==> flow/design.v <==
module mem_registradores(
  input         clk,
  input         w,
  input  [4:0]  dst1,
  input  [4:0]  src1,
  input  [4:0]  src2,
  output [31:0] v1,
  output [31:0] v2,
  input  [31:0] t1);
reg [31:0] memory [31:0];
assign v1 = memory[src1];
assign v2 = memory[src2];
always @(posedge clk) begin
  if (w) begin
    memory[dst1] <= t1;
  end
end
endmodule
module alu(
  input [31:0] v1,
  input [31:0] v2,
  input [4:0]  op,
  output [31:0] alu_out);
reg [31:0] alu_out_reg;
assign alu_out = alu_out_reg;
always @(v1, v2, op) begin
  case(op)
    0: alu_out_reg = v1 + v2;
    1: alu_out_reg = v1 - v2;
    2: alu_out_reg = v1 * v2;
    3: alu_out_reg = v1 << v2;
    4: alu_out_reg = v1 & v2;
    5: alu_out_reg = v1 | v2;
    default: alu_out_reg = 32'd0;
  endcase
end
endmodule
module inst_decoder(
  input [31:0] instruction,
  output b,  
  output w,  
  output [4:0] op,  
  output i,  
  output [4:0] imm,  
  output [4:0] dst1,  
  output [4:0] src1,  
  output [4:0] src2);  
  assign op   = instruction[31:27];
  assign b    = instruction[26];
  assign w    = instruction[25];
  assign i    = instruction[24];
  assign dst1 = instruction[23:19];
  assign src1 = instruction[18:14];
  assign src2 = instruction[13:9];
  assign imm  = instruction[8:4];
endmodule
module processor(
  input clk,
  input rst,
  input [31:0] instruction,
  output [31:0] instruction_addr);
  wire b, w, i;
  wire [4:0] op;
  wire [4:0] imm;
  wire [4:0] dst1;
  wire [4:0] src1;
  wire [4:0] src2;
  wire [31:0] alu_out;
  wire [31:0] t1;
  wire [31:0] v1;
  wire [31:0] v2;
  assign t1 = i ? alu_out : imm;
  reg [31:0] pc;
  assign instruction_addr = pc;
  always @(posedge clk) begin
    if (rst)
      pc <= 0;
    else if (b)
      pc <= pc + t1;
    else
      pc <= pc + 1;
  end
  mem_registradores R(
    clk,
    w,
    dst1,
    src1,
    src2,
    v1,
    v2,
    t1);
  alu A(
    v1,
    v2,
    op,
    alu_out);
  inst_decoder D(
    instruction, 
    b, 
    w, 
    op, 
    i, 
    imm, 
    dst1, 
    src1, 
    src2);
  endmodule
### Tool chain data of processor

What the tools print for processor, step after step.
Line numbers count from 1 in the design file above.
Operators carry their Yosys type and port widths (W data, S select, Z words).
Not given: --

| set-up | value |
|---|---|
| design top | processor |
| clock | clk |
| standard-cell library | sky130hd |
| library corner | tt_025C_1v80 |

### Word-level counts

Source: Yosys, flattened and elaborated, memories not mapped. Widths are those after wreduce; folded enables and synchronous resets count as part of the registers. Registers that Yosys merges into a memory's read port (data or address) are not register bits. Print and check cells do not count. Equal cells are merged and count once.
Yosys's memory passes give these memory sizes; they may raise the number of words (mostly to a power of two), join words into wider ones and drop unused or constant bits.

| storage and ports | value |
|---|---|
| bits in registers | 32 |
| memory bits (writable) | 1024 |
| memories kept | 1 |
| input port bits | 34 |
| word-level cells | 22 |

Memory list:

| memory | depth | width | read ports | wr ports | line | RTL |
|---|---|---|---|---|---|---|
| R.memory | 32 | 32 | 2 | 1 | 10 | `reg [31:0] memory [31:0];` |

| cells by class | value |
|---|---|
| add/sub/neg operators | 4 |
| $mul | 1 |
| equal/unequal tests | 5 |
| shift operators | 1 |
| multiplexer cells | 6 |
| bitwise gates (word level) | 2 |
| reduce/logical cells | 1 |

Operator list:

| cell | count |
|---|---|
| $mul A32 B32 Y32 | 1 |
| $pmux W32 S6 | 1 |
| $mux W32 | 3 |
| $add A32 B32 Y32 | 2 |
| $add A32 B1 Y32 const B | 1 |
| $sub A32 B32 Y32 | 1 |
| $and A32 B32 Y32 | 1 |
| $or A32 B32 Y32 | 1 |
| $shl A32 B32 Y32 | 1 |
| $eq A5 B2 Y1 const B | 2 |
| $eq A5 B3 Y1 const B | 2 |
| $eq A5 B1 Y1 const B | 1 |
| $logic_not A5 Y1 | 1 |
| $mux W5 | 1 |
| $mux W1 | 1 |

### Longest topological paths

Depth = most cells in a row (Yosys ltp): at word level without a register or memory, in the mapped netlist without a sequential cell, where the memories' decode and read muxes count.

| depth | value |
|---|---|
| word-level depth | 5 |
| ABC_AREA | 0 |
| mapped depth | 56 |
| gate-level depth less buffers | 45 |

### Netlist

The flow's flattened synthesis, as Yosys stat reports it; memories are mapped. The netlist is that of the ABC_AREA named above (0 if unset); the other value can give another one.
The area totals of this step are shown rounded.

Cell types:

| type | count | total area (um^2) |
|---|---|---|
| sky130_fd_sc_hd__edfxtp_1 | 1024 | 3.07E+04 |
| sky130_fd_sc_hd__mux4_2 | 478 | 1.08E+04 |
| sky130_fd_sc_hd__fa_1 | 410 | 8.21E+03 |
| sky130_fd_sc_hd__mux2i_1 | 283 | 2.83E+03 |
| sky130_fd_sc_hd__ha_1 | 188 | 2.35E+03 |
| sky130_fd_sc_hd__inv_1 | 527 | 1.98E+03 |
| sky130_fd_sc_hd__nand2_1 | 424 | 1.59E+03 |
| sky130_fd_sc_hd__nor2_1 | 348 | 1.31E+03 |
| sky130_fd_sc_hd__xnor2_1 | 107 | 937.149 |
| sky130_fd_sc_hd__a22oi_1 | 103 | 773.242 |
| sky130_fd_sc_hd__a21oi_1 | 135 | 675.648 |
| sky130_fd_sc_hd__dfxtp_1 | 32 | 640.614 |
| sky130_fd_sc_hd__clkbuf_1 | 168 | 630.605 |
| sky130_fd_sc_hd__and2_1 | 93 | 581.808 |
| sky130_fd_sc_hd__mux2_2 | 47 | 529.258 |
| sky130_fd_sc_hd__o21ai_0 | 85 | 425.408 |
| sky130_fd_sc_hd__nor2b_1 | 62 | 387.872 |
| sky130_fd_sc_hd__nand3_1 | 75 | 375.36 |

Not listed: further types 62, cells in them 634.

| mapped netlist | value |
|---|---|
| cell count | 5223 |
| synthesis area | 70300 um^2 |
| flip-flops | 1056 |
| buffers | 312 |

By module: a second synthesis without flattening, with its own total; a netlist apart from the flattened one above.

| second synthesis, totals | value |
|---|---|
| cells (unflattened synthesis) | 6198 |
| area (unflattened synthesis) | 72600 um^2 |

Rows give one instance, submodules left out.

Modules:

| module | times used | cells | area (um^2) | sequential area (um^2) |
|---|---|---|---|---|
| mem_registradores | 1 | 3386 | 48800 | 30700 |
| alu | 1 | 2408 | 20600 | 0.0 |
| processor | 1 | 376 | 3000 | 641 |
| inst_decoder | 1 | 28 | 210 | 0.0 |

### Path before layout

OpenSTA on the mapped netlist: ideal clock, no wires. The path of least setup slack (recovery checks aside). Input and output delay are each 20% of the period. Register names are those of the netlist, which keeps one name where synthesis merged equal registers.

| path post-synthesis | value |
|---|---|
| kind | input to register |
| start | input port instruction[11] |
| end | register pc[31] |
| clock period | 12500 ps |
| external input delay | 2500 ps |
| arrival time | 13961 ps |
| data required time | 12372 ps |
| setup slack | -1589 ps |
| path delay | 11589 ps |
| driving pins on the path | 50 |
| path buffers | 7 |
| synthesis period reached | 14089 ps |

"path delay" = arrival - input delay + setup time.
"driving pins on the path" counts driving pins, that of a launching flip-flop among them; a cell with two outputs on the path counts twice.
"synthesis period reached" is the clock period less the worst setup slack; recovery checks do not enter. This is arithmetic on one report: input and output delays are still those of the set period (20% each).
Between the ends stands the longest chain of elaborated cells between them, by number of cells; it is not shown to be the way that was timed. Of several equally long chains one is given.
Each line given opens the expression or statement behind the cell; cells for indexed reads and writes are added by Yosys, which also makes memories of some case tables.
A memory read counts as a cell of the chain, while the word-level depth stops at memories.
A register here has more assigning lines than the two given.

| on the way, post-synthesis | value |
|---|---|
| path through | sky130_fd_sc_hd__buf_2 sky130_fd_sc_hd__buf_2 sky130_fd_sc_hd__clkbuf_1 sky130_fd_sc_hd__buf_1 sky130_fd_sc_hd__mux4_2 sky130_fd_sc_hd__mux2i_1 sky130_fd_sc_hd__nor2_1 sky130_fd_sc_hd__a211o_1 sky130_fd_sc_hd__clkbuf_1 sky130_fd_sc_hd__inv_1 sky130_fd_sc_hd__clkbuf_1 sky130_fd_sc_hd__buf_1 sky130_fd_sc_hd__nor2_1 sky130_fd_sc_hd__fa_1 sky130_fd_sc_hd__inv_1 sky130_fd_sc_hd__fa_1 sky130_fd_sc_hd__inv_1 sky130_fd_sc_hd__fa_1 [14 not listed] sky130_fd_sc_hd__o21bai_1 sky130_fd_sc_hd__a21oi_1 sky130_fd_sc_hd__o21bai_1 sky130_fd_sc_hd__a21oi_1 sky130_fd_sc_hd__mux2i_1 sky130_fd_sc_hd__a21oi_1 sky130_fd_sc_hd__and2_1 sky130_fd_sc_hd__ha_1 sky130_fd_sc_hd__nor2b_1 sky130_fd_sc_hd__o21ai_0 sky130_fd_sc_hd__nand2b_1 sky130_fd_sc_hd__nor2_1 sky130_fd_sc_hd__o21ai_0 sky130_fd_sc_hd__a21o_1 sky130_fd_sc_hd__a21oi_1 sky130_fd_sc_hd__xnor2_1 sky130_fd_sc_hd__xnor2_1 sky130_fd_sc_hd__nor2_1 |
| cells in the longest elaborated chain | 6 |

Ends and longest elaborated chain, post-synthesis:

| element | line | RTL |
|---|---|---|
| from (decl) | 60 | `input [31:0] instruction,` |
| $mem_v2 Z32 W32 | 10 | `reg [31:0] memory [31:0];` |
| $mul A32 B32 Y32 | 30 | `2: alu_out_reg = v1 * v2;` |
| $pmux W32 S6 | 27 | `case(op)` |
| $mux W32 | 72 | `assign t1 = i ? alu_out : imm;` |
| $add A32 B32 Y32 | 79 | `pc <= pc + t1;` |
| $mux W32 | 78 | `else if (b)` |
| to (assign) | 79 |  |
| to (assign) | 81 | `pc <= pc + 1;` |
| to (decl) | 73 | `reg [31:0] pc;` |

Nets of the timed path that keep an RTL name, with a line that drives or declares them; the list need not be complete.

Named nets, post-synthesis:

| signal | line |
|---|---|
| R.t1[23] | 72 |

### Path in the finished layout

Path of least setup slack in the final report of job 1 (OpenROAD, finished layout, wires in). Where an end is a register, its clock arrival counts in the times.
The path's times are printed in steps of 10 ps; the period is the one set.

| path after layout | value |
|---|---|
| kind | input to register |
| start | input port instruction[14] |
| end | register pc[31] |
| clock period | 12500 ps |
| external input delay | 2500 ps |
| arrival time | 13170 ps |
| data required time | 13110 ps |
| setup slack | -60 ps |
| driving pins on the path | 40 |
| path buffers | 5 |

Between the ends stands the longest chain of elaborated cells between them, by number of cells; it is not shown to be the way that was timed. Of several equally long chains one is given.
A memory read counts as a cell of the chain, while the word-level depth stops at memories.
A register here has more assigning lines than the two given.

| on the way, after layout | value |
|---|---|
| path through | sky130_fd_sc_hd__buf_16 sky130_fd_sc_hd__buf_12 sky130_fd_sc_hd__buf_12 sky130_fd_sc_hd__mux4_2 sky130_fd_sc_hd__mux4_2 sky130_fd_sc_hd__mux2_4 sky130_fd_sc_hd__and2_4 sky130_fd_sc_hd__fa_2 sky130_fd_sc_hd__fa_2 sky130_fd_sc_hd__inv_2 sky130_fd_sc_hd__fa_2 sky130_fd_sc_hd__inv_2 sky130_fd_sc_hd__fa_2 sky130_fd_sc_hd__inv_2 sky130_fd_sc_hd__fa_2 sky130_fd_sc_hd__inv_2 sky130_fd_sc_hd__fa_2 sky130_fd_sc_hd__fa_1 [4 not listed] sky130_fd_sc_hd__buf_4 sky130_fd_sc_hd__nor3_2 sky130_fd_sc_hd__xnor2_1 sky130_fd_sc_hd__buf_4 sky130_fd_sc_hd__o211ai_1 sky130_fd_sc_hd__a21oi_2 sky130_fd_sc_hd__nor3b_4 sky130_fd_sc_hd__ha_4 sky130_fd_sc_hd__a21oi_2 sky130_fd_sc_hd__nor2b_1 sky130_fd_sc_hd__o21ai_1 sky130_fd_sc_hd__nand2b_1 sky130_fd_sc_hd__a21o_1 sky130_fd_sc_hd__a21o_1 sky130_fd_sc_hd__a21oi_2 sky130_fd_sc_hd__xnor2_1 sky130_fd_sc_hd__xnor2_1 sky130_fd_sc_hd__nor2_1 |
| cells in the longest elaborated chain | 6 |

Ends and longest elaborated chain, after layout:

| element | line | RTL |
|---|---|---|
| from (decl) | 60 | `input [31:0] instruction,` |
| $mem_v2 Z32 W32 | 10 | `reg [31:0] memory [31:0];` |
| $mul A32 B32 Y32 | 30 | `2: alu_out_reg = v1 * v2;` |
| $pmux W32 S6 | 27 | `case(op)` |
| $mux W32 | 72 | `assign t1 = i ? alu_out : imm;` |
| $add A32 B32 Y32 | 79 | `pc <= pc + t1;` |
| $mux W32 | 78 | `else if (b)` |
| to (assign) | 79 |  |
| to (assign) | 81 | `pc <= pc + 1;` |
| to (decl) | 73 | `reg [31:0] pc;` |

Ticket comment

Record of 2 stored runs of the RTL-to-layout flow on processor, platform sky130hd. The runs are unordered. Constraints: input delay and output delay 20% of the set period each, output load 0.01 pF.
"worst setup path time" means the part of the period allowed to the worst setup path (the constraints hold back 20% at inputs and 20% at outputs) less its slack; where the path has registers, the arrival times of their clocks count too.
"worst setup path time" is known to 10 ps.
Values from the reports are rounded here.

## Job 1

==> flow/run.sh <==
#!/bin/bash
# the make line also repeats the synthesis and layout settings of config.mk as NAME=value (left out here)
make -C /OpenROAD-flow-scripts/flow DESIGN_CONFIG=/design/flow/config.mk WORK_HOME=/design/flow/orfs CLKGATE_MAP_FILE= finish
==> flow/config.mk <==
export PLATFORM = sky130hd
export DESIGN_NAME = processor
export DESIGN_NICKNAME = processor
export VERILOG_FILES = /design/flow/design.v
export SDC_FILE = /design/flow/constraint.sdc
export NUM_CORES = 4
export LEC_CHECK = 0
export ABC_AREA = 0
export CAP_MARGIN = 40
export CELL_PAD_IN_SITES_DETAIL_PLACEMENT = 2
export CELL_PAD_IN_SITES_GLOBAL_PLACEMENT = 3
export CORE_ASPECT_RATIO = 1.51
export CORE_MARGIN = 2
export CORE_UTILIZATION = 22
export CTS_CLUSTER_DIAMETER = 42
export CTS_CLUSTER_SIZE = 22
export HOLD_SLACK_MARGIN = 0.06
export MAX_ROUTING_LAYER = met4
export MIN_ROUTING_LAYER = met2
export PLACE_DENSITY_LB_ADDON = 0.26
export SLEW_MARGIN = 15
==> flow/constraint.sdc <==
create_clock -name core_clock -period 12.5 [get_ports {clk}]
set_input_delay 2.5000 -clock core_clock [delete_from_list [all_inputs] [get_ports {clk}]]
set_output_delay 2.5000 -clock core_clock [all_outputs]
set_load 0.01 [all_outputs]

| result of job 1 | value |
|---|---|
| synthesized cell area | 70300 um^2 |
| area inside the die boundary | 324000 um^2 |
| standard-cell area of the final layout | 89100 um^2 |
| worst setup slack after layout | -57 ps |
| final setup TNS | -57 ps |
| worst hold slack in the final report | 653 ps |
| worst setup path time | 10060 ps |
| class of the worst setup path | input to register |

## Job 2

==> flow/run.sh <==
#!/bin/bash
# the make line also repeats the synthesis and layout settings of config.mk as NAME=value (left out here)
make -C /OpenROAD-flow-scripts/flow DESIGN_CONFIG=/design/flow/config.mk WORK_HOME=/design/flow/orfs CLKGATE_MAP_FILE= finish
==> flow/config.mk <==
export PLATFORM = sky130hd
export DESIGN_NAME = processor
export DESIGN_NICKNAME = processor
export VERILOG_FILES = /design/flow/design.v
export SDC_FILE = /design/flow/constraint.sdc
export NUM_CORES = 4
export LEC_CHECK = 0
export ABC_AREA = 1
export CAP_MARGIN = 20
export CORE_MARGIN = 2
export CORE_UTILIZATION = 16
export CTS_CLUSTER_DIAMETER = 61
export GPL_TIMING_DRIVEN = 1
export MAX_ROUTING_LAYER = met5
export MIN_ROUTING_LAYER = met1
export PLACE_DENSITY_LB_ADDON = 0.2
export SLEW_MARGIN = 20
export TNS_END_PERCENT = 35
==> flow/constraint.sdc <==
create_clock -name core_clock -period 13.6 [get_ports {clk}]
set_input_delay 2.7200 -clock core_clock [delete_from_list [all_inputs] [get_ports {clk}]]
set_output_delay 2.7200 -clock core_clock [all_outputs]
set_load 0.01 [all_outputs]

| result of job 2 | value |
|---|---|
| synthesized cell area | 75200 um^2 |
| area inside the die boundary | 476000 um^2 |
| standard-cell area of the final layout | 91500 um^2 |
| worst setup slack after layout | 756 ps |
| final setup TNS | 0 ps |
| worst hold slack in the final report | 591 ps |
| worst setup path time | 10120 ps |
| class of the worst setup path | input to register |
